==> flow/design.v <==
module ALU(
    input [31:0] rs1,
    input [31:0] rs2,
    input [3:0]  ALUControl,
    output logic [31:0] rd
);
localparam ADD  = 4'b0000;
localparam SUB  = 4'b1000;
localparam SLL  = 4'b0001;
localparam SLT  = 4'b0010;
localparam SLTU = 4'b0011;
localparam XOR  = 4'b0100;
localparam SRL  = 4'b0101;
localparam SRA  = 4'b1101;
localparam OR   = 4'b0110;
localparam AND  = 4'b0111;
always_comb begin
    unique case (ALUControl) 
        ADD: begin
            rd = rs1 + rs2;
        end
        SUB: begin
            rd = rs1 - rs2;
        end
        SLL: begin
            rd = $unsigned(rs1) << rs2[4:0];
        end
        SLT: begin
            rd = $signed(rs1) < $signed(rs2) ? 1 : 0;
        end
        SLTU: begin
            rd = $unsigned(rs1) < $unsigned(rs2) ? 1 : 0;
        end
        XOR: begin
            rd = rs1 ^ rs2;
        end
        SRL: begin
            rd = $unsigned(rs1) >> rs2[4:0];
        end
        SRA: begin
            rd = $signed(rs1) >>> rs2[4:0];
        end
        OR: begin
            rd = rs1 | rs2;
        end
        AND: begin
            rd = rs1 & rs2;
        end
        default: begin
            rd = 32'b0;
        end
    endcase
end
endmodule
module ALU_Control_Unit(
    input [1:0] ALUOp,
    input [6:0] funct7,
    input [2:0] funct3,
    output logic [3:0] ALUControl
);
localparam ADD  = 4'b0000;
localparam SUB  = 4'b1000;
localparam SLL  = 4'b0001;
localparam SLT  = 4'b0010;
localparam SLTU = 4'b0011;
localparam XOR  = 4'b0100;
localparam SRL  = 4'b0101;
localparam SRA  = 4'b1101;
localparam OR   = 4'b0110;
localparam AND  = 4'b0111;
always_comb begin
    unique case (ALUOp) 
        2'b00: begin
            ALUControl = ADD;
        end
        2'b01: begin
            ALUControl = SUB;
        end
        2'b10: begin
            ALUControl = {funct7[5], funct3};
        end
        2'b11: begin
            if (funct3 == 3'b101) begin         
                ALUControl = {funct7[5], funct3};
            end
            else begin
                ALUControl = {1'b0, funct3};
            end
        end
        default: begin
            ALUControl = ADD;
        end
    endcase
end
endmodule
module Control_Unit(
    input  logic [6:0]  opcode,
    output logic [1:0]  ALUOp,       
    output logic [1:0]  ALUSrcA,     
    output logic        ALUSrcB,            
    output logic        Branch,
    output logic        Jal,
    output logic        Jalr,
    output logic        MemWrite,
    output logic        MemRead,
    output logic [1:0]  ResultSrc,    
    output logic        RegWrite,
    output logic        FALUEnable          
);
always_comb begin
    ALUOp = 2'b00;
    ALUSrcA = 2'b00;
    ALUSrcB = 1'b0;
    Branch = 1'b0;
    Jal = 1'b0;
    Jalr = 1'b0;
    MemWrite = 1'b0;
    MemRead = 1'b0;
    ResultSrc = 2'b00;
    RegWrite = 1'b0;
    FALUEnable = 1'b0;
    case (opcode)
        7'b0110011: begin
            ALUOp = 2'b10;
            RegWrite = 1'b1;
        end
        7'b0000011: begin
            ALUSrcB = 1'b1;
            MemRead = 1'b1;
            ResultSrc = 2'b01;
            RegWrite = 1'b1;
        end
        7'b0010011: begin
            ALUOp = 2'b11;
            ALUSrcB = 1'b1;
            RegWrite = 1'b1;
        end
        7'b1100111: begin
            ALUSrcB = 1'b1;
            Jalr = 1'b1;
            ResultSrc = 2'b10;
            RegWrite = 1'b1;
        end
        7'b0100011: begin
            ALUSrcB = 1'b1;
            MemWrite = 1'b1;
        end
        7'b1100011: begin
            ALUOp = 2'b01;
            Branch = 1'b1;
        end
        7'b0010111: begin
            ALUSrcA = 2'b01;
            ALUSrcB = 1'b1;
            RegWrite = 1'b1;
        end
        7'b0110111: begin
            ALUSrcA = 2'b10;
            ALUSrcB = 1'b1;
            RegWrite = 1'b1;
        end
        7'b1101111: begin
            Jal = 1'b1;
            ResultSrc = 2'b10;
            RegWrite = 1'b1;
        end
    endcase
end
endmodule
module EX_MEM_Reg(
    input clk,
    input rst,
    input [31:0] EX_pc4,
    input [31:0] EX_alu_result,
    input [31:0] EX_rs2_data,
    input [4:0]  EX_rd,
    input [2:0]  EX_funct3,
    input        EX_MemWrite,
    input        EX_MemRead,
    input        EX_RegWrite,
    input [1:0]  EX_ResultSrc,
    output logic [31:0] MEM_pc4,
    output logic [31:0] MEM_alu_result,
    output logic [31:0] MEM_rs2_data,
    output logic [4:0]  MEM_rd,
    output logic [2:0]  MEM_funct3,
    output logic        MEM_MemWrite,
    output logic        MEM_MemRead,
    output logic        MEM_RegWrite,
    output logic [1:0]  MEM_ResultSrc
);
always_ff @(posedge clk or posedge rst) begin
    if (rst) begin
        MEM_pc4         <= 32'b0;
        MEM_alu_result  <= 32'b0;
        MEM_rs2_data    <= 32'b0;
        MEM_rd          <= 5'b0;
        MEM_funct3      <= 3'b0;
        MEM_MemWrite    <= 1'b0;
        MEM_MemRead     <= 1'b0;
        MEM_RegWrite    <= 1'b0;
        MEM_ResultSrc   <= 2'b0;
    end
    else begin
        MEM_pc4         <= EX_pc4;
        MEM_alu_result  <= EX_alu_result;
        MEM_rs2_data    <= EX_rs2_data;
        MEM_rd          <= EX_rd;
        MEM_funct3      <= EX_funct3;
        MEM_MemWrite    <= EX_MemWrite;
        MEM_MemRead     <= EX_MemRead;
        MEM_RegWrite    <= EX_RegWrite;
        MEM_ResultSrc   <= EX_ResultSrc;
    end
end
endmodule
module Forwarding_Unit(
    input [4:0] EX_rs1,
    input [4:0] EX_rs2,
    input [4:0] MEM_rd,
    input       MEM_RegWrite,
    input [4:0] WB_rd,
    input       WB_RegWrite,
    output logic [1:0] ForwardA,
    output logic [1:0] ForwardB
);
always_comb begin
    ForwardA = 2'b00;
    if (MEM_RegWrite && (MEM_rd != 5'b0) && (MEM_rd == EX_rs1)) begin
        ForwardA = 2'b01;
    end
    else if (WB_RegWrite && (WB_rd != 5'b0) && (WB_rd == EX_rs1)) begin
        ForwardA = 2'b10;
    end 
end
always_comb begin
    ForwardB = 2'b00;
    if (MEM_RegWrite && (MEM_rd != 5'b0) && (MEM_rd == EX_rs2)) begin
        ForwardB = 2'b01;
    end
    else if (WB_RegWrite && (WB_rd != 5'b0) && (WB_rd == EX_rs2)) begin
        ForwardB = 2'b10;
    end 
end
endmodule
module Hazard_Detection_Unit(
    input [4:0] ID_rs1,
    input [4:0] ID_rs2,
    input [4:0] EX_rd,
    input       EX_MemRead,
    input ID_Branch,
    input ID_take_branch,
    input ID_Jal,
    input ID_Jalr,
    input ID_Branch_Stall,
    output logic Stall,
    output logic IF_ID_flush,
    output logic ID_EX_flush
);
logic load_use_hazard;
always_comb begin
    load_use_hazard = 1'b0;
    if (EX_MemRead) begin
        if ((EX_rd == ID_rs1) || (EX_rd == ID_rs2)) begin
            if (EX_rd != 5'b0) begin
                load_use_hazard = 1'b1;
            end
        end
    end
end
logic control_hazard;
logic branch_hazard;     
logic jump_hazard;       
always_comb begin
    branch_hazard = 1'b0;
    jump_hazard = 1'b0;
    if (ID_Branch && ID_take_branch) begin
        branch_hazard = 1'b1;
    end
    if (ID_Jal || ID_Jalr) begin
        jump_hazard = 1'b1;
    end
    control_hazard = (branch_hazard || jump_hazard) && !Stall;
end
assign Stall = ID_Branch_Stall || load_use_hazard;
always_comb begin
    IF_ID_flush = 1'b0;
    if (control_hazard) begin
        IF_ID_flush = 1'b1;
    end
end
always_comb begin
    ID_EX_flush = 1'b0;
    if (Stall) begin
        ID_EX_flush = 1'b1;
    end
    if (branch_hazard && control_hazard) begin
        ID_EX_flush = 1'b1;
    end
end
endmodule
module ID_EX_Reg(
    input clk,
    input rst,
    input flush,
    input [31:0] ID_PC,
    input [31:0] ID_pc4,
    input [31:0] ID_rs1_data,
    input [31:0] ID_rs2_data,
    input [31:0] ID_imm,
    input [4:0] ID_rs1,
    input [4:0] ID_rs2,
    input [4:0] ID_rd,
    input [2:0] ID_funct3,
    input [3:0] ID_ALUControl,
    input [1:0] ID_ALUSrcA,
    input       ID_ALUSrcB,
    input       ID_MemWrite,
    input       ID_MemRead,
    input       ID_RegWrite,
    input [1:0] ID_ResultSrc,
    output logic [31:0] EX_PC,
    output logic [31:0] EX_pc4,
    output logic [31:0] EX_rs1_data,
    output logic [31:0] EX_rs2_data,
    output logic [31:0] EX_imm,
    output logic [4:0] EX_rs1,
    output logic [4:0] EX_rs2,
    output logic [4:0] EX_rd,
    output logic [2:0] EX_funct3,
    output logic [3:0] EX_ALUControl,
    output logic [1:0] EX_ALUSrcA,
    output logic       EX_ALUSrcB,
    output logic       EX_MemWrite,
    output logic       EX_MemRead,
    output logic       EX_RegWrite,
    output logic [1:0] EX_ResultSrc
);
always_ff @(posedge clk or posedge rst) begin
    if (rst) begin
        EX_PC       <= 32'b0;
        EX_pc4      <= 32'b0;
        EX_rs1_data <= 32'b0;
        EX_rs2_data <= 32'b0;
        EX_imm      <= 32'b0;
        EX_rs1      <= 5'b0;
        EX_rs2      <= 5'b0;
        EX_rd       <= 5'b0;
        EX_funct3   <= 3'b0;
        EX_ALUControl <= 4'b0;
        EX_ALUSrcA  <= 2'b0;
        EX_ALUSrcB  <= 1'b0;
        EX_MemWrite <= 1'b0;
        EX_MemRead  <= 1'b0;
        EX_RegWrite <= 1'b0;
        EX_ResultSrc <= 2'b0;
    end
    else if (flush) begin
        EX_PC       <= 32'b0;
        EX_pc4      <= 32'b0;
        EX_rs1_data <= 32'b0;
        EX_rs2_data <= 32'b0;
        EX_imm      <= 32'b0;
        EX_rs1      <= 5'b0;
        EX_rs2      <= 5'b0;
        EX_rd       <= 5'b0;
        EX_funct3   <= 3'b0;
        EX_ALUControl <= 4'b0;
        EX_ALUSrcA  <= 2'b0;
        EX_ALUSrcB  <= 1'b0;
        EX_MemWrite <= 1'b0;
        EX_MemRead  <= 1'b0;
        EX_RegWrite <= 1'b0;
        EX_ResultSrc <= 2'b0;
    end
    else begin
        EX_PC       <= ID_PC;
        EX_pc4      <= ID_pc4;
        EX_rs1_data <= ID_rs1_data;
        EX_rs2_data <= ID_rs2_data;
        EX_imm      <= ID_imm;
        EX_rs1      <= ID_rs1;
        EX_rs2      <= ID_rs2;
        EX_rd       <= ID_rd;
        EX_funct3   <= ID_funct3;
        EX_ALUControl <= ID_ALUControl;
        EX_ALUSrcA  <= ID_ALUSrcA;
        EX_ALUSrcB  <= ID_ALUSrcB;
        EX_MemWrite <= ID_MemWrite;
        EX_MemRead  <= ID_MemRead;
        EX_RegWrite <= ID_RegWrite;
        EX_ResultSrc <= ID_ResultSrc;
    end
end
endmodule
module ID_Forwarding_Unit(
    input [4:0] ID_rs1,
    input [4:0] ID_rs2,
    input       ID_Branch,       
    input       ID_Jalr,
    input [4:0] EX_rd,
    input       EX_RegWrite,
    input       EX_MemRead,
    input [4:0] MEM_rd,
    input       MEM_RegWrite,
    input       MEM_MemRead,
    input [4:0] WB_rd,
    input       WB_RegWrite,
    output logic [1:0] ID_ForwardA,
    output logic [1:0] ID_ForwardB,
    output logic ID_Branch_Stall
);
logic need_forwarding;
assign need_forwarding = ID_Branch || ID_Jalr;
always_comb begin
    ID_ForwardA = 2'b00;
    if (need_forwarding) begin
        if (MEM_RegWrite && (MEM_rd != 5'b0) && (MEM_rd == ID_rs1)) begin
            ID_ForwardA = 2'b01;
        end
        else if (WB_RegWrite && (WB_rd != 5'b0) && (WB_rd == ID_rs1)) begin
            ID_ForwardA = 2'b10;
        end
    end
end
always_comb begin
    ID_ForwardB = 2'b00;
    if (need_forwarding) begin
        if (MEM_RegWrite && (MEM_rd != 5'b0) && (MEM_rd == ID_rs2)) begin
            ID_ForwardB = 2'b01;
        end
        else if (WB_RegWrite && (WB_rd != 5'b0) && (WB_rd == ID_rs2)) begin
            ID_ForwardB = 2'b10;
        end
    end
end
always_comb begin
    ID_Branch_Stall = 1'b0;
    if (need_forwarding) begin
        if (EX_RegWrite && (EX_rd != 5'b0)) begin
            if ((EX_rd == ID_rs1) || (EX_rd == ID_rs2)) begin
                ID_Branch_Stall = 1'b1;
            end
        end
        if (MEM_MemRead && MEM_RegWrite && (MEM_rd != 5'b0)) begin
            if ((MEM_rd == ID_rs1) || (MEM_rd == ID_rs2)) begin
                ID_Branch_Stall = 1'b1;
            end
        end
    end
end
endmodule
module IF_ID_Reg(
    input clk,
    input rst,
    input stall,
    input flush,
    input [31:0] IF_PC,
    input [31:0] IF_pc4,
    input [31:0] IF_instr,
    output logic [31:0] ID_PC,
    output logic [31:0] ID_pc4,
    output logic [31:0] ID_instr
);
always_ff @(posedge clk or posedge rst) begin
    if (rst) begin
        ID_PC       <= 32'b0;
        ID_pc4      <= 32'b0;
        ID_instr    <= 32'h00000013;  
    end
    else if (flush) begin
        ID_PC       <= 32'b0;
        ID_pc4      <= 32'b0;
        ID_instr    <= 32'h00000013;
    end
    else if (!stall) begin
        ID_PC       <= IF_PC;
        ID_pc4      <= IF_pc4;
        ID_instr    <= IF_instr;
    end
end
endmodule
module MEM_WB_Reg(
    input clk,
    input rst,
    input [31:0] MEM_pc4,
    input [31:0] MEM_alu_result,
    input [31:0] MEM_load_data,
    input [4:0]  MEM_rd,
    input        MEM_RegWrite,
    input [1:0]  MEM_ResultSrc,
    output logic [31:0] WB_pc4,
    output logic [31:0] WB_alu_result,
    output logic [31:0] WB_load_data,
    output logic [4:0]  WB_rd,
    output logic        WB_RegWrite,
    output logic [1:0]  WB_ResultSrc
);
always_ff @(posedge clk or posedge rst) begin
    if (rst) begin
        WB_pc4          <= 32'b0;
        WB_alu_result   <= 32'b0;
        WB_load_data    <= 32'b0;
        WB_rd           <= 5'b0;
        WB_RegWrite     <= 1'b0;
        WB_ResultSrc    <= 2'b0;
    end
    else begin
        WB_pc4          <= MEM_pc4;
        WB_alu_result   <= MEM_alu_result;
        WB_load_data    <= MEM_load_data;
        WB_rd           <= MEM_rd;
        WB_RegWrite     <= MEM_RegWrite;
        WB_ResultSrc    <= MEM_ResultSrc;
    end
end
endmodule
module branch_decision(
    input       Branch,
    input [2:0] funct3,
    input       eq,
    input       lt,
    input       ltu,
    output logic take_branch
);
localparam BEQ  = 3'b000;
localparam BNE  = 3'b001;
localparam BLT  = 3'b100;
localparam BGE  = 3'b101;
localparam BLTU = 3'b110;
localparam BGEU = 3'b111;
always_comb begin
    if (!Branch) begin
        take_branch = 1'b0;
    end
    else begin
        case (funct3)
            BEQ: begin
                take_branch = eq;
            end
            BNE: begin
                take_branch = ~eq;
            end
            BLT: begin
                take_branch = lt;
            end
            BGE: begin
                take_branch = ~lt;
            end
            BLTU: begin
                take_branch = ltu;
            end
            BGEU: begin
                take_branch = ~ltu;
            end
            default: begin
                take_branch = 1'b0;
            end
        endcase
    end
end
endmodule
module comparator(
    input [31:0] rs1,
    input [31:0] rs2,
    output logic eq,
    output logic lt,
    output logic ltu
);
assign eq = (rs1 == rs2);
assign lt = ($signed(rs1) < $signed(rs2));
assign ltu = (rs1 < rs2);
endmodule
module imm_gen(
    input  logic [31:0] instr,
    output logic [31:0] imm
);
logic [6:0] opcode;
assign opcode = instr[6:0];
always_comb begin
    case(opcode) 
        7'b0000011, 7'b0010011, 7'b1100111: begin
            imm = {{20{instr[31]}}, instr[31:20]};
        end
        7'b0100011: begin
            imm = {{20{instr[31]}}, instr[31:25], instr[11:7]};
        end
        7'b1100011: begin
            imm = {{19{instr[31]}}, instr[31], instr[7], instr[30:25], instr[11:8], 1'b0};
        end
        7'b0010111, 7'b0110111: begin
            imm = {instr[31:12], 12'b0};
        end
        7'b1101111: begin
            imm = {{11{instr[31]}}, instr[31], instr[19:12], instr[20], instr[30:21], 1'b0};
        end
        default: begin
            imm = 32'b0;
        end
    endcase
end
endmodule
module load_data(
    input        MemRead,
    input [31:0] dm_rdata,
    input [2:0]  funct3,
    input [31:0] alu_result,
    output logic [31:0] load_data_final
);
localparam LW  = 3'b010;
localparam LB  = 3'b000;
localparam LH  = 3'b001;
localparam LBU = 3'b100;
localparam LHU = 3'b101;
always_comb begin
    load_data_final = 32'b0;
    if (MemRead) begin
        load_data_final = dm_rdata;
        case (funct3)
            LW: begin
                load_data_final = dm_rdata;
            end
            LB: begin
                case (alu_result[1:0]) 
                    2'b00: load_data_final = {{24{dm_rdata[7]}}, dm_rdata[7:0]};
                    2'b01: load_data_final = {{24{dm_rdata[15]}}, dm_rdata[15:8]};
                    2'b10: load_data_final = {{24{dm_rdata[23]}}, dm_rdata[23:16]};
                    2'b11: load_data_final = {{24{dm_rdata[31]}}, dm_rdata[31:24]};
                endcase
            end
            LH: begin
                case (alu_result[1])
                    1'b0: load_data_final = {{16{dm_rdata[15]}}, dm_rdata[15:0]};
                    1'b1: load_data_final = {{16{dm_rdata[31]}}, dm_rdata[31:16]};
                endcase
            end
            LBU: begin
                case (alu_result[1:0])
                    2'b00: load_data_final = {24'b0, dm_rdata[7:0]};
                    2'b01: load_data_final = {24'b0, dm_rdata[15:8]};
                    2'b10: load_data_final = {24'b0, dm_rdata[23:16]};
                    2'b11: load_data_final = {24'b0, dm_rdata[31:24]};
                endcase
            end 
            LHU: begin
                case(alu_result[1])
                    1'b0: load_data_final = {16'b0, dm_rdata[15:0]};
                    1'b1: load_data_final = {16'b0, dm_rdata[31:16]};
                endcase
            end
        endcase
    end
end
endmodule
module pc_mux(
    input [1:0]  PCSel,
    input [31:0] pc4,
    input [31:0] pc_imm,
    input [31:0] ALU_Result,
    output logic [31:0] pc_next
);
always_comb begin
    case (PCSel)
        2'b00: begin
            pc_next = pc4;
        end
        2'b01: begin
            pc_next = pc_imm;
        end
        2'b10: begin
            pc_next = {ALU_Result[31:1], 1'b0};
        end
        default: begin
            pc_next = pc4;
        end
    endcase
end
endmodule
module pc_select(
    input Branch,
    input take_branch,
    input Jal,
    input Jalr,
    output logic [1:0] PCSel
);
always_comb begin
    if (Jalr) begin
        PCSel = 2'b10;
    end
    else if (Jal) begin
        PCSel = 2'b01;
    end
    else if (Branch && take_branch) begin
        PCSel = 2'b01;
    end
    else begin
        PCSel = 2'b00;
    end
end
endmodule
module regfile(
    input logic clk,
    input  logic [4:0]  rs1_addr,
    input  logic [4:0]  rs2_addr,
    output logic [31:0] rs1_data,
    output logic [31:0] rs2_data,
    input  logic        we,
    input  logic [4:0]  rd_addr,
    input  logic [31:0] rd_data
);
logic [31:0] regs [31:0];
assign rs1_data = (rs1_addr == 5'b0) ? 32'b0 :
                  (we && (rd_addr == rs1_addr)) ? rd_data : regs[rs1_addr];
assign rs2_data = (rs2_addr == 5'b0) ? 32'b0 :
                  (we && (rd_addr == rs2_addr)) ? rd_data : regs[rs2_addr];
always_ff @(posedge clk) begin
    if (we && (rd_addr != 5'b0)) begin
        regs[rd_addr] <= rd_data;
    end
end
endmodule
module store_data(
    input [2:0]  funct3,
    input        MemWrite,
    input [31:0] rs2_data,
    input [31:0] alu_result,
    output logic [3:0]  dm_web,
    output logic [31:0] dm_wdata
);
localparam SW = 3'b010;
localparam SB = 3'b000;
localparam SH = 3'b001;
always_comb begin
    dm_wdata = 32'b0;
    dm_web = 4'b1111;
    if (MemWrite) begin
        case(funct3)
            SB: begin
                dm_wdata = {4{rs2_data[7:0]}};
                case (alu_result[1:0]) 
                    2'b00: dm_web = 4'b1110;
                    2'b01: dm_web = 4'b1101;
                    2'b10: dm_web = 4'b1011;
                    2'b11: dm_web = 4'b0111;
                endcase
            end
            SH: begin
                dm_wdata = {2{rs2_data[15:0]}};
                case (alu_result[1:0]) 
                    2'b00: dm_web = 4'b1100;
                    2'b10: dm_web = 4'b0011;
                    default: dm_web = 4'b1111;
                endcase
            end
            SW: begin
                dm_wdata = rs2_data;
                dm_web = 4'b0;
            end
            default: begin
                dm_wdata = rs2_data;
                dm_web = 4'b1111;
            end
        endcase
    end
end
endmodule
module CPU(
    input logic clk,
    input logic rst,
    output logic [31:0] im_addr,
    input  logic [31:0] im_rdata,     
    output logic [31:0] dm_addr,
    output logic [31:0] dm_wdata,    
    output logic [3:0]  dm_web,       
    input  logic [31:0] dm_rdata      
);
logic [31:0] IF_PC;
logic [31:0] IF_pc4;
logic [31:0] IF_PC_next;
logic [31:0] IF_instr;
logic [31:0] ID_PC;
logic [31:0] ID_pc4;
logic [31:0] ID_instr;
logic IF_ID_stall;
logic IF_ID_flush;
logic [6:0] ID_opcode;
logic [4:0] ID_rd;
logic [2:0] ID_funct3;
logic [4:0] ID_rs1;
logic [4:0] ID_rs2;
logic [6:0] ID_funct7;
logic [31:0] ID_rs1_data;
logic [31:0] ID_rs2_data;
logic [31:0] ID_imm;
logic [1:0] ID_ALUOp;
logic [1:0] ID_ALUSrcA;
logic ID_ALUSrcB;
logic ID_Branch;
logic ID_Jal;
logic ID_Jalr;
logic ID_MemWrite;
logic ID_MemRead;
logic ID_RegWrite;
logic [1:0] ID_ResultSrc;
logic [3:0] ID_ALUControl;
logic [31:0] ID_pc_imm;
logic [31:0] ID_jalr_target;
logic ID_eq;
logic ID_lt;
logic ID_ltu;
logic ID_take_branch;
logic [1:0] ID_PCSel;
logic [1:0] ID_ForwardA;
logic [1:0] ID_ForwardB;
logic [31:0] ID_forward_rs1;
logic [31:0] ID_forward_rs2;
logic ID_Branch_Stall;
logic ID_EX_flush;
logic [31:0] EX_PC;
logic [31:0] EX_pc4;
logic [31:0] EX_rs1_data;
logic [31:0] EX_rs2_data;
logic [31:0] EX_imm;
logic [4:0] EX_rs1;
logic [4:0] EX_rs2;
logic [4:0] EX_rd;
logic [2:0] EX_funct3;
logic [3:0] EX_ALUControl;
logic [1:0] EX_ALUSrcA;
logic EX_ALUSrcB;
logic EX_MemWrite;
logic EX_MemRead;
logic EX_RegWrite;
logic [1:0] EX_ResultSrc;
logic [31:0] EX_alu_in1;
logic [31:0] EX_alu_in2;
logic [31:0] EX_alu_result;
logic [1:0] ForwardA;
logic [1:0] ForwardB;
logic [31:0] EX_forward_rs1;
logic [31:0] EX_forward_rs2;
logic [31:0] MEM_pc4;
logic [31:0] MEM_alu_result;
logic [31:0] MEM_rs2_data;
logic [4:0] MEM_rd;
logic [2:0] MEM_funct3;
logic MEM_MemWrite;
logic MEM_MemRead;
logic MEM_RegWrite;
logic [1:0] MEM_ResultSrc;
logic [31:0] MEM_load_data;
logic [31:0] MEM_fwd_data;
logic [31:0] WB_pc4;
logic [31:0] WB_alu_result;
logic [31:0] WB_load_data;
logic [4:0] WB_rd;
logic WB_RegWrite;
logic [1:0] WB_ResultSrc;
logic [31:0] WB_write_data;
assign im_addr = IF_PC;
assign IF_instr = im_rdata;
assign IF_pc4 = IF_PC + 32'd4;
pc_mux u_pc_mux(
    .PCSel(ID_PCSel),
    .pc4(IF_pc4),
    .pc_imm(ID_pc_imm),
    .ALU_Result(ID_jalr_target),
    .pc_next(IF_PC_next)
);
always_ff @(posedge clk or posedge rst) begin
    if (rst) begin
        IF_PC <= 32'b0;
    end
    else if (!IF_ID_stall) begin
        IF_PC <= IF_PC_next;
    end
end
Hazard_Detection_Unit u_hazard_detection(
    .ID_rs1(ID_rs1),
    .ID_rs2(ID_rs2),
    .EX_rd(EX_rd),
    .EX_MemRead(EX_MemRead),
    .ID_Branch(ID_Branch),
    .ID_take_branch(ID_take_branch),
    .ID_Jal(ID_Jal),
    .ID_Jalr(ID_Jalr),
    .ID_Branch_Stall(ID_Branch_Stall),
    .Stall(IF_ID_stall),
    .IF_ID_flush(IF_ID_flush),
    .ID_EX_flush(ID_EX_flush)
);
IF_ID_Reg u_IF_ID_Reg(
    .clk(clk),
    .rst(rst),
    .stall(IF_ID_stall),
    .flush(IF_ID_flush),
    .IF_PC(IF_PC),
    .IF_pc4(IF_pc4),
    .IF_instr(IF_instr),
    .ID_PC(ID_PC),
    .ID_pc4(ID_pc4),
    .ID_instr(ID_instr)
);
assign ID_opcode = ID_instr[6:0];
assign ID_rd = ID_instr[11:7];
assign ID_funct3 = ID_instr[14:12];
assign ID_rs1 = ID_instr[19:15];
assign ID_rs2 = ID_instr[24:20];
assign ID_funct7 = ID_instr[31:25];
regfile u_regfile(
    .clk(clk),
    .rs1_addr(ID_rs1),
    .rs2_addr(ID_rs2),
    .rs1_data(ID_rs1_data),
    .rs2_data(ID_rs2_data),
    .we(WB_RegWrite),
    .rd_addr(WB_rd),
    .rd_data(WB_write_data)
);
imm_gen u_imm(
    .instr(ID_instr),
    .imm(ID_imm)
);
assign ID_pc_imm = ID_PC + ID_imm;
assign ID_jalr_target = ID_forward_rs1 + ID_imm;
ID_Forwarding_Unit u_id_forwarding(
    .ID_rs1(ID_rs1),
    .ID_rs2(ID_rs2),
    .ID_Branch(ID_Branch),
    .ID_Jalr(ID_Jalr),
    .EX_rd(EX_rd),
    .EX_RegWrite(EX_RegWrite),
    .EX_MemRead(EX_MemRead),
    .MEM_rd(MEM_rd),
    .MEM_RegWrite(MEM_RegWrite),
    .MEM_MemRead(MEM_MemRead),
    .WB_rd(WB_rd),
    .WB_RegWrite(WB_RegWrite),
    .ID_ForwardA(ID_ForwardA),
    .ID_ForwardB(ID_ForwardB),
    .ID_Branch_Stall(ID_Branch_Stall)
);
always_comb begin
    case (ID_ForwardA)
        2'b00: ID_forward_rs1 = ID_rs1_data;
        2'b01: ID_forward_rs1 = MEM_fwd_data;
        2'b10: ID_forward_rs1 = WB_write_data;
        default: ID_forward_rs1 = ID_rs1_data;
    endcase
end
always_comb begin
    case (ID_ForwardB)
        2'b00: ID_forward_rs2 = ID_rs2_data;
        2'b01: ID_forward_rs2 = MEM_fwd_data;
        2'b10: ID_forward_rs2 = WB_write_data;
        default: ID_forward_rs2 = ID_rs2_data;
    endcase
end
Control_Unit u_ctrl(
    .opcode(ID_opcode),
    .ALUOp(ID_ALUOp),
    .ALUSrcA(ID_ALUSrcA),
    .ALUSrcB(ID_ALUSrcB),
    .Branch(ID_Branch),
    .Jal(ID_Jal),
    .Jalr(ID_Jalr),
    .MemWrite(ID_MemWrite),
    .MemRead(ID_MemRead),
    .ResultSrc(ID_ResultSrc),
    .RegWrite(ID_RegWrite),
    .FALUEnable()
);
ALU_Control_Unit u_aluctrl(
    .ALUOp(ID_ALUOp),
    .funct7(ID_funct7),
    .funct3(ID_funct3),
    .ALUControl(ID_ALUControl)
);
comparator u_com(
    .rs1(ID_forward_rs1),
    .rs2(ID_forward_rs2),
    .eq(ID_eq),
    .lt(ID_lt),
    .ltu(ID_ltu)
);
branch_decision u_br_dec(
    .Branch(ID_Branch),
    .funct3(ID_funct3),
    .eq(ID_eq),
    .lt(ID_lt),
    .ltu(ID_ltu),
    .take_branch(ID_take_branch)
);
pc_select u_pc_sel(
    .Branch(ID_Branch),
    .take_branch(ID_take_branch),
    .Jal(ID_Jal),
    .Jalr(ID_Jalr),
    .PCSel(ID_PCSel)
);
ID_EX_Reg u_ID_EX_Reg(
    .clk(clk),
    .rst(rst),
    .flush(ID_EX_flush),
    .ID_PC(ID_PC),
    .ID_pc4(ID_pc4),
    .ID_rs1_data(ID_rs1_data),
    .ID_rs2_data(ID_rs2_data),
    .ID_imm(ID_imm),
    .ID_rs1(ID_rs1),
    .ID_rs2(ID_rs2),
    .ID_rd(ID_rd),
    .ID_funct3(ID_funct3),
    .ID_ALUControl(ID_ALUControl),
    .ID_ALUSrcA(ID_ALUSrcA),
    .ID_ALUSrcB(ID_ALUSrcB),
    .ID_MemWrite(ID_MemWrite),
    .ID_MemRead(ID_MemRead),
    .ID_RegWrite(ID_RegWrite),
    .ID_ResultSrc(ID_ResultSrc),
    .EX_PC(EX_PC),
    .EX_pc4(EX_pc4),
    .EX_rs1_data(EX_rs1_data),
    .EX_rs2_data(EX_rs2_data),
    .EX_imm(EX_imm),
    .EX_rs1(EX_rs1),
    .EX_rs2(EX_rs2),
    .EX_rd(EX_rd),
    .EX_funct3(EX_funct3),
    .EX_ALUControl(EX_ALUControl),
    .EX_ALUSrcA(EX_ALUSrcA),
    .EX_ALUSrcB(EX_ALUSrcB),
    .EX_MemWrite(EX_MemWrite),
    .EX_MemRead(EX_MemRead),
    .EX_RegWrite(EX_RegWrite),
    .EX_ResultSrc(EX_ResultSrc)
);
Forwarding_Unit u_forwarding(
    .EX_rs1(EX_rs1),
    .EX_rs2(EX_rs2),
    .MEM_rd(MEM_rd),
    .MEM_RegWrite(MEM_RegWrite),
    .WB_rd(WB_rd),
    .WB_RegWrite(WB_RegWrite),
    .ForwardA(ForwardA),
    .ForwardB(ForwardB)
);
always_comb begin
    case (ForwardA)
        2'b00: EX_forward_rs1 = EX_rs1_data;
        2'b01: EX_forward_rs1 = MEM_fwd_data;
        2'b10: EX_forward_rs1 = WB_write_data;
        default: EX_forward_rs1 = EX_rs1_data;
    endcase
end
always_comb begin
    case (ForwardB)
        2'b00: EX_forward_rs2 = EX_rs2_data;
        2'b01: EX_forward_rs2 = MEM_fwd_data;
        2'b10: EX_forward_rs2 = WB_write_data;
        default: EX_forward_rs2 = EX_rs2_data;
    endcase
end
always_comb begin
    case (EX_ALUSrcA) 
        2'b00: EX_alu_in1 = EX_forward_rs1;
        2'b01: EX_alu_in1 = EX_PC;
        2'b10: EX_alu_in1 = 32'b0;
        default: EX_alu_in1 = EX_forward_rs1;
    endcase
end
assign EX_alu_in2 = (EX_ALUSrcB) ? EX_imm : EX_forward_rs2;
ALU u_alu(
    .rs1(EX_alu_in1),
    .rs2(EX_alu_in2),
    .ALUControl(EX_ALUControl),
    .rd(EX_alu_result)
);
EX_MEM_Reg u_EX_MEM_Reg(
    .clk(clk),
    .rst(rst),
    .EX_pc4(EX_pc4),
    .EX_alu_result(EX_alu_result),
    .EX_rs2_data(EX_forward_rs2),
    .EX_rd(EX_rd),
    .EX_funct3(EX_funct3),
    .EX_MemWrite(EX_MemWrite),
    .EX_MemRead(EX_MemRead),
    .EX_RegWrite(EX_RegWrite),
    .EX_ResultSrc(EX_ResultSrc),
    .MEM_pc4(MEM_pc4),
    .MEM_alu_result(MEM_alu_result),
    .MEM_rs2_data(MEM_rs2_data),
    .MEM_rd(MEM_rd),
    .MEM_funct3(MEM_funct3),
    .MEM_MemWrite(MEM_MemWrite),
    .MEM_MemRead(MEM_MemRead),
    .MEM_RegWrite(MEM_RegWrite),
    .MEM_ResultSrc(MEM_ResultSrc)
);
assign dm_addr = MEM_alu_result;
assign MEM_fwd_data = (MEM_ResultSrc == 2'b10) ? MEM_pc4 : MEM_alu_result;
store_data u_store_data(
    .funct3(MEM_funct3),
    .MemWrite(MEM_MemWrite),
    .rs2_data(MEM_rs2_data),
    .alu_result(MEM_alu_result),
    .dm_web(dm_web),
    .dm_wdata(dm_wdata)
);
load_data u_load_data(
    .MemRead(MEM_MemRead),
    .dm_rdata(dm_rdata),
    .funct3(MEM_funct3),
    .alu_result(MEM_alu_result),
    .load_data_final(MEM_load_data)
);
MEM_WB_Reg u_MEM_WB_Reg(
    .clk(clk),
    .rst(rst),
    .MEM_pc4(MEM_pc4),
    .MEM_alu_result(MEM_alu_result),
    .MEM_load_data(MEM_load_data),
    .MEM_rd(MEM_rd),
    .MEM_RegWrite(MEM_RegWrite),
    .MEM_ResultSrc(MEM_ResultSrc),
    .WB_pc4(WB_pc4),
    .WB_alu_result(WB_alu_result),
    .WB_load_data(WB_load_data),
    .WB_rd(WB_rd),
    .WB_RegWrite(WB_RegWrite),
    .WB_ResultSrc(WB_ResultSrc)
);
always_comb begin
    case (WB_ResultSrc)
        2'b00: WB_write_data = WB_alu_result;
        2'b01: WB_write_data = WB_load_data;
        2'b10: WB_write_data = WB_pc4;
        default: WB_write_data = 32'b0;
    endcase
end
endmodule
---- Step by step through the tools: CPU ----
Each step is given for the RTL above and for the edited RTL.
"original" refers to lines of the RTL above, "edited" to lines of the edited file.
"change": "edited" minus "original" as printed here.
Operators carry their Yosys type and port widths (W data, S select, Z words).
Library cell names are shortened.
A cell with -- has no value.
set-up
  top module .............................. CPU
  clock ................................... clk
  standard-cell library ................... sky130hd
  library corner .......................... tt_025C_1v80

---- Diff ----
The edit as a unified diff against the file above.
This change comes from a script, not from a designer. The edited design behaves differently; no optimisation was intended.
begin of diff
@@ -715,5 +715,5 @@
                   (we && (rd_addr == rs2_addr)) ? rd_data : regs[rs2_addr];
 always_ff @(posedge clk) begin
-    if (we && (rd_addr != 5'b0)) begin
+    begin
         regs[rd_addr] <= rd_data;
     end
end of diff

---- Word level ----
Yosys after proc, flatten, opt, wreduce and memory -nomap, before mapping. Memory bits, and registers merged into a memory's read port (data or address), are not among the register bits. Print and check cells are not counted.
Yosys's memory passes give these memory sizes; they may raise the number of words (mostly to a power of two), join words into wider ones and drop unused or constant bits.
bit counts
  item                   original  edited  change
  bits in registers      531       531     0
  RAM bits               1024      1024    0
  memories               1         1       0
  input port bits        66        66      0
  output and inout bits  100       100     0
  elaborated cells       250       247     -3
operators by class
  item                        original  edited  change
  $add $sub $neg              5         5       0
  order comparisons           4         4       0
  eq/ne operators             60        60      0
  shifts and indexed selects  3         3       0
  multiplexer cells           94        91      -3
  bitwise gates (word level)  7         7       0
  reduce/logical cells        41        41      0
memory list
  item                                          original                    edited
  shape (words x width / read and write ports)  u_regfile.regs 32x32 r2 w1  u_regfile.regs 32x32 r2 w1
operators by type and width
  kind      original  edited  change
  $mux W1   29        28      -1
  $mux W32  20        19      -1
  $mux W5   4         3       -1
Operator kinds equal on both sides are left out: 53.

---- Depth ----
Depth = most cells in a row (Yosys ltp): at word level without a register or memory, in the mapped netlist without a sequential cell, where the memories' decode and read muxes count.
logic depth
  item                          original  edited  change
  word-level depth              19        19      0
  ABC_AREA                      0         0       --
  depth in mapped cells         31        28      -3
  depth with buffers taken out  23        23      0

---- Synthesis result ----
Source: synth_stat.txt of the flow (Yosys; design flattened, memories mapped). It holds for the ABC_AREA given above (unset counts as 0); a run with the other value may have another netlist.
cell types
  cell      original  edited  change
  a21oi_1   228       286     +58
  and2_1    170       128     -42
  nand2_1   502       538     +36
  nor2_1    385       419     +34
  o211ai_1  102       72      -30
  mux2i_1   312       341     +29
  buf_2     72        45      -27
  or3_1     15        42      +27
  nor2b_1   30        54      +24
  nand2b_1  48        25      -23
  clkbuf_1  320       342     +22
  or4_1     25        6       -19
  nand3b_1  13        31      +18
  a21o_1    84        67      -17
  and3_1    40        25      -15
  a22oi_1   36        22      -14
  o21a_1    24        37      +13
  inv_1     126       138     +12
Cell types equal on both sides are left out: 16.
The list need not be complete.
mapped netlist
  item                               original  edited   change
  standard cells after synthesis     6323      6398     +75
  mapped area (µm²)                  83314.9   83488.8  +173.9
  sequential part of the area (µm²)  43890.8   43890.8  0.0
  mapped flip-flops                  1549      1549     0
  buffer cells                       484       481      -3
The figures by module come from a second, unflattened synthesis with its own total; it is not the netlist above.
second synthesis, totals
  item                                           original  edited   change
  cell total of the unflattened synthesis        6748      6816     +68
  area total of the unflattened synthesis (µm²)  86546.8   86445.4  -101.4
Rows give one instance, submodules left out.
modules, original
  module              times used  cells  area (µm²)  sequential area (µm²)
  regfile             1           2481   47833.4     30749.5
  CPU                 1           1376   9611.7      800.8
  ALU                 1           1268   8729.6      0.0
  ID_EX_Reg           1           402    6407.4      4754.6
  IF_ID_Reg           1           311    3921.3      2406.1
  EX_MEM_Reg          1           110    2731.4      2727.6
  MEM_WB_Reg          1           105    2606.2      2602.5
  comparator          1           115    825.8       0.0
  load_data           1           120    793.3       0.0
  store_data          1           106    721.9       0.0
  pc_mux              1           113    640.6       0.0
  imm_gen             1           79     546.8       0.0
  ID_Forwarding_Unit  1           54     436.7       0.0
  Forwarding_Unit     1           34     257.7       0.0
original: Further modules, not shown: 5.
modules, edited
  module              times used  cells  area (µm²)  sequential area (µm²)
  regfile             1           2549   47732.0     30749.5
  CPU                 1           1376   9611.7      800.8
  ALU                 1           1268   8729.6      0.0
  ID_EX_Reg           1           402    6407.4      4754.6
  IF_ID_Reg           1           311    3921.3      2406.1
  EX_MEM_Reg          1           110    2731.4      2727.6
  MEM_WB_Reg          1           105    2606.2      2602.5
  comparator          1           115    825.8       0.0
  load_data           1           120    793.3       0.0
  store_data          1           106    721.9       0.0
  pc_mux              1           113    640.6       0.0
  imm_gen             1           79     546.8       0.0
  ID_Forwarding_Unit  1           54     436.7       0.0
  Forwarding_Unit     1           34     257.7       0.0
edited: Further modules, not shown: 5.

---- Path before layout ----
Source: OpenSTA report_checks on the synthesized netlist (no wires, ideal clock, input and output delay 20% of the period each), path of least setup slack; recovery checks are left aside. Register names are those of the netlist, which keeps one name where synthesis merged equal registers.
timing path after synthesis
  item                               original                           edited                                    change
  path type                          reg2reg                            reg2reg                                   --
  start                              register u_IF_ID_Reg.ID_instr[15]  register u_MEM_WB_Reg.WB_ResultSrc[1]     --
  end                                register IF_PC[30]                 register u_EX_MEM_Reg.MEM_alu_result[26]  --
  clock period (ps)                  8500                               8500                                      0
  setup time (ps)                    135                                139                                       +4
  launch time at the first pin (ps)  0                                  0                                         0
  arrival time (ps)                  6228                               6292                                      +64
  required time (ps)                 8365                               8361                                      -4
  slack (ps)                         2137                               2070                                      -67
  delay of the path (ps)             6363                               6431                                      +68
  driving pins on the path           24                                 24                                        0
  buffers on the path                5                                  3                                         -2
  synthesis period reached (ps)      6363                               6430                                      +67
"delay of the path" is the arrival time less input delay plus setup time.
"driving pins on the path": output pins that drive a net of the path, with the launching flip-flop's if there is one; two outputs of one cell count as two.
"synthesis period reached" = period - worst setup slack (recovery checks aside). The figure is calculated, with input and output delays left at 20% of the set period.
Between the ends stands the longest chain of elaborated cells between them, by number of cells; it is not shown to be the way that was timed. Of several equally long chains one is given.
A line is the first line of the expression or statement that the cell stems from. Yosys adds cells for indexed reads and writes and turns some case tables into memories.
A register here has more assigning lines than the two given.
on the way, after synthesis, original
  cells stage by stage .................... dfrtp_1 buf_2 buf_4 buf_4 clkbuf_1 buf_1 mux4_2 mux4_2 nand2_1 o211ai_1 o211ai_1 a21oi_1 fa_1 a211oi_1 o21ai_1 a311o_1 o21a_1 o31a_1 o41ai_1 o21ai_0 o41a_1 a31oi_1 xor2_1 o211ai_1
  length of the longest elaborated chain .. 17
  elaborated cells between the ends (all ways) .. 44
  classes of those cells .................. add/sub (2); compare (2); eq/ne (8); mux (20); logic (3); reduce/logical (8); memory (1)
RTL lines, path after synthesis, original
  item                 line  RTL
  start, declared      463   output logic [31:0] ID_instr
  start, assigned      469   ID_instr    <= 32'h00000013;
  start, assigned      479   ID_instr    <= IF_instr;
  $eq A5 B5 Y1         421   else if (WB_RegWrite && (WB_rd != 5'b0) && (WB_rd == ID_rs1)) begin
  $logic_and A1 B1 Y1  421
  $mux W2              421
  $mux W2              418   if (MEM_RegWrite && (MEM_rd != 5'b0) && (MEM_rd == ID_rs1)) begin
  $mux W2              417   if (need_forwarding) begin
  $eq A2 B2 Y1         944   case (ID_ForwardA)
  $pmux W32 S2         944
  [... 3 more ...]     --
  $mux W1              533   if (!Branch) begin
  $logic_and A1 B1 Y1  693   else if (Branch && take_branch) begin
  $mux W1              693
  $mux W2              690   else if (Jal) begin
  $mux W2              687   if (Jalr) begin
  $eq A2 B2 Y1         663   case (PCSel)
  $pmux W32 S2         663
  end, assigned        872   IF_PC <= 32'b0;
  end, assigned        875   IF_PC <= IF_PC_next;
  end, declared        777   logic [31:0] IF_PC;
on the way, after synthesis, edited
  cells stage by stage .................... dfrtp_1 clkbuf_1 mux2i_1 o2bb2ai_1 nor4_1 o31ai_4 o21ai_4 inv_2 buf_4 buf_2 ha_1 inv_1 fa_1 a211oi_1 o211ai_1 a221oi_1 o221ai_1 a2111oi_0 o21ai_0 a21oi_1 nor2_1 a21oi_1 a21oi_1 or4b_1
  length of the longest elaborated chain .. 6
  elaborated cells between the ends (all ways) .. 17
  RTL lines with such cells ............... 14
  classes of those cells .................. add/sub (2); eq/ne (2); shift (3); mux (6); logic (3); reduce/logical (1)
RTL lines, path after synthesis, edited
  item              line  RTL
  start, declared   497   output logic [1:0]  WB_ResultSrc
  start, assigned   506   WB_ResultSrc    <= 2'b0;
  start, assigned   514   WB_ResultSrc    <= MEM_ResultSrc;
  $eq A2 B2 Y1      1135  case (WB_ResultSrc)
  $pmux W32 S3      1135
  $pmux W32 S2      1057  case (ForwardB)
  $mux W32          1072  assign EX_alu_in2 = (EX_ALUSrcB) ? EX_imm : EX_forward_rs2;
  $sub A32 B32 Y32  23    rd = rs1 - rs2;
  $pmux W32 S10     18    unique case (ALUControl)
  end, assigned     195   MEM_alu_result  <= 32'b0;
  end, assigned     206   MEM_alu_result  <= EX_alu_result;
  end, declared     183   output logic [31:0] MEM_alu_result,
Some nets on the timed path still bear RTL names; the line given drives or declares the net.
nets with RTL names, path after synthesis, edited
  net                line
  WB_write_data[0]   1135
  EX_forward_rs2[0]  1057

---- Timing after layout ----
Path of least setup slack in the final report of the runs of pair A (OpenROAD, finished layout, wires in). Where an end is a register, its clock arrival counts in the times.
The path's times are printed in steps of 10 ps; the period is the one set.
timing path post-layout
  item                               original                           edited                             change
  path type                          reg2reg                            reg2reg                            --
  start                              register u_IF_ID_Reg.ID_instr[15]  register u_IF_ID_Reg.ID_instr[15]  --
  end                                register IF_PC[21]                 register IF_PC[11]                 --
  clock period (ps)                  5010                               5010                               0
  setup time (ps)                    110                                170                                +60
  launch time at the first pin (ps)  870                                850                                -20
  arrival time (ps)                  6860                               7260                               +400
  required time (ps)                 5710                               5730                               +20
  slack (ps)                         -1150                              -1530                              -380
  driving pins on the path           25                                 26                                 +1
  buffers on the path                7                                  8                                  +1
Between the ends stands the longest chain of elaborated cells between them, by number of cells; it is not shown to be the way that was timed. Of several equally long chains one is given.
A register here has more assigning lines than the two given.
on the way, post-layout, original
  cells stage by stage .................... dfrtp_4 buf_12 buf_12 buf_16 buf_4 mux4_2 mux4_2 nand2_1 o21ai_0 mux2_2 a31o_2 ha_1 nand4_1 nor2_1 o21a_1 a221oi_2 buf_4 nand3b_1 a311oi_2 a31oi_4 or2_4 buf_12 buf_8 o21a_1 o211a_1
  length of the longest elaborated chain .. 17
  elaborated cells between the ends (all ways) .. 44
  classes of those cells .................. add/sub (2); compare (2); eq/ne (8); mux (20); logic (3); reduce/logical (8); memory (1)
RTL lines, path post-layout, original
  item                 line  RTL
  start, declared      463   output logic [31:0] ID_instr
  start, assigned      469   ID_instr    <= 32'h00000013;
  start, assigned      479   ID_instr    <= IF_instr;
  $eq A5 B5 Y1         421   else if (WB_RegWrite && (WB_rd != 5'b0) && (WB_rd == ID_rs1)) begin
  $logic_and A1 B1 Y1  421
  $mux W2              421
  $mux W2              418   if (MEM_RegWrite && (MEM_rd != 5'b0) && (MEM_rd == ID_rs1)) begin
  $mux W2              417   if (need_forwarding) begin
  $eq A2 B2 Y1         944   case (ID_ForwardA)
  $pmux W32 S2         944
  [... 3 more ...]     --
  $mux W1              533   if (!Branch) begin
  $logic_and A1 B1 Y1  693   else if (Branch && take_branch) begin
  $mux W1              693
  $mux W2              690   else if (Jal) begin
  $mux W2              687   if (Jalr) begin
  $eq A2 B2 Y1         663   case (PCSel)
  $pmux W32 S2         663
  end, assigned        872   IF_PC <= 32'b0;
  end, assigned        875   IF_PC <= IF_PC_next;
  end, declared        777   logic [31:0] IF_PC;
on the way, post-layout, edited
  cells stage by stage .................... dfrtp_4 buf_12 buf_4 buf_4 mux4_2 mux2_2 a221o_1 o211ai_1 a21boi_0 a21o_1 ha_1 nand2_1 nor3_2 nand3_2 or3_4 xor2_2 nor3_2 a31oi_4 buf_12 buf_8 o21ai_4 buf_12 buf_12 buf_8 o21ai_0 a21oi_1
  length of the longest elaborated chain .. 17
  elaborated cells between the ends (all ways) .. 42
  classes of those cells .................. add/sub (1); compare (2); eq/ne (8); mux (19); logic (3); reduce/logical (8); memory (1)
RTL lines, path post-layout, edited
  item                 line  RTL
  start, declared      463   output logic [31:0] ID_instr
  start, assigned      469   ID_instr    <= 32'h00000013;
  start, assigned      479   ID_instr    <= IF_instr;
  $eq A5 B5 Y1         421   else if (WB_RegWrite && (WB_rd != 5'b0) && (WB_rd == ID_rs1)) begin
  $logic_and A1 B1 Y1  421
  $mux W2              421
  $mux W2              418   if (MEM_RegWrite && (MEM_rd != 5'b0) && (MEM_rd == ID_rs1)) begin
  $mux W2              417   if (need_forwarding) begin
  $eq A2 B2 Y1         944   case (ID_ForwardA)
  $pmux W32 S2         944
  [... 3 more ...]     --
  $mux W1              533   if (!Branch) begin
  $logic_and A1 B1 Y1  693   else if (Branch && take_branch) begin
  $mux W1              693
  $mux W2              690   else if (Jal) begin
  $mux W2              687   if (Jalr) begin
  $eq A2 B2 Y1         663   case (PCSel)
  $pmux W32 S2         663
  end, assigned        872   IF_PC <= 32'b0;
  end, assigned        875   IF_PC <= IF_PC_next;
  end, declared        777   logic [31:0] IF_PC;

---- Flow runs ----
Both versions went through the flow (Yosys, OpenROAD) with the same settings in each pair. Constraints: input delay and output delay 20% of the set period each, output load 0.01 pF.
flow settings, pair A
  CAP_MARGIN .............................. 35
  CELL_PAD_IN_SITES_GLOBAL_PLACEMENT ...... 0
  CORE_MARGIN ............................. 9
  CORE_UTILIZATION ........................ 48
  CTS_CLUSTER_SIZE ........................ 22
  MAX_ROUTING_LAYER ....................... met4
  PLACE_DENSITY ........................... 0.87
  SETUP_SLACK_MARGIN ...................... 0.26
  TNS_END_PERCENT ......................... 65
  period_ns ............................... 5.01
  SLEW_MARGIN ............................. 20
final reports, pair A
  item                                   original  edited    change
  post-synthesis cell area (µm²)         83314.9   83488.8   +173.9
  die area (µm²)                         188895.0  189273.0  +378.0
  standard-cell area after layout (µm²)  107893.0  108726.0  +833.0
  utilization in the final report (%)    62.7      63.1      +0.4
  worst slack on setup checks (ps)       -1151     -1534     -383
  setup total negative slack (ps)        -306715   -312451   -5736
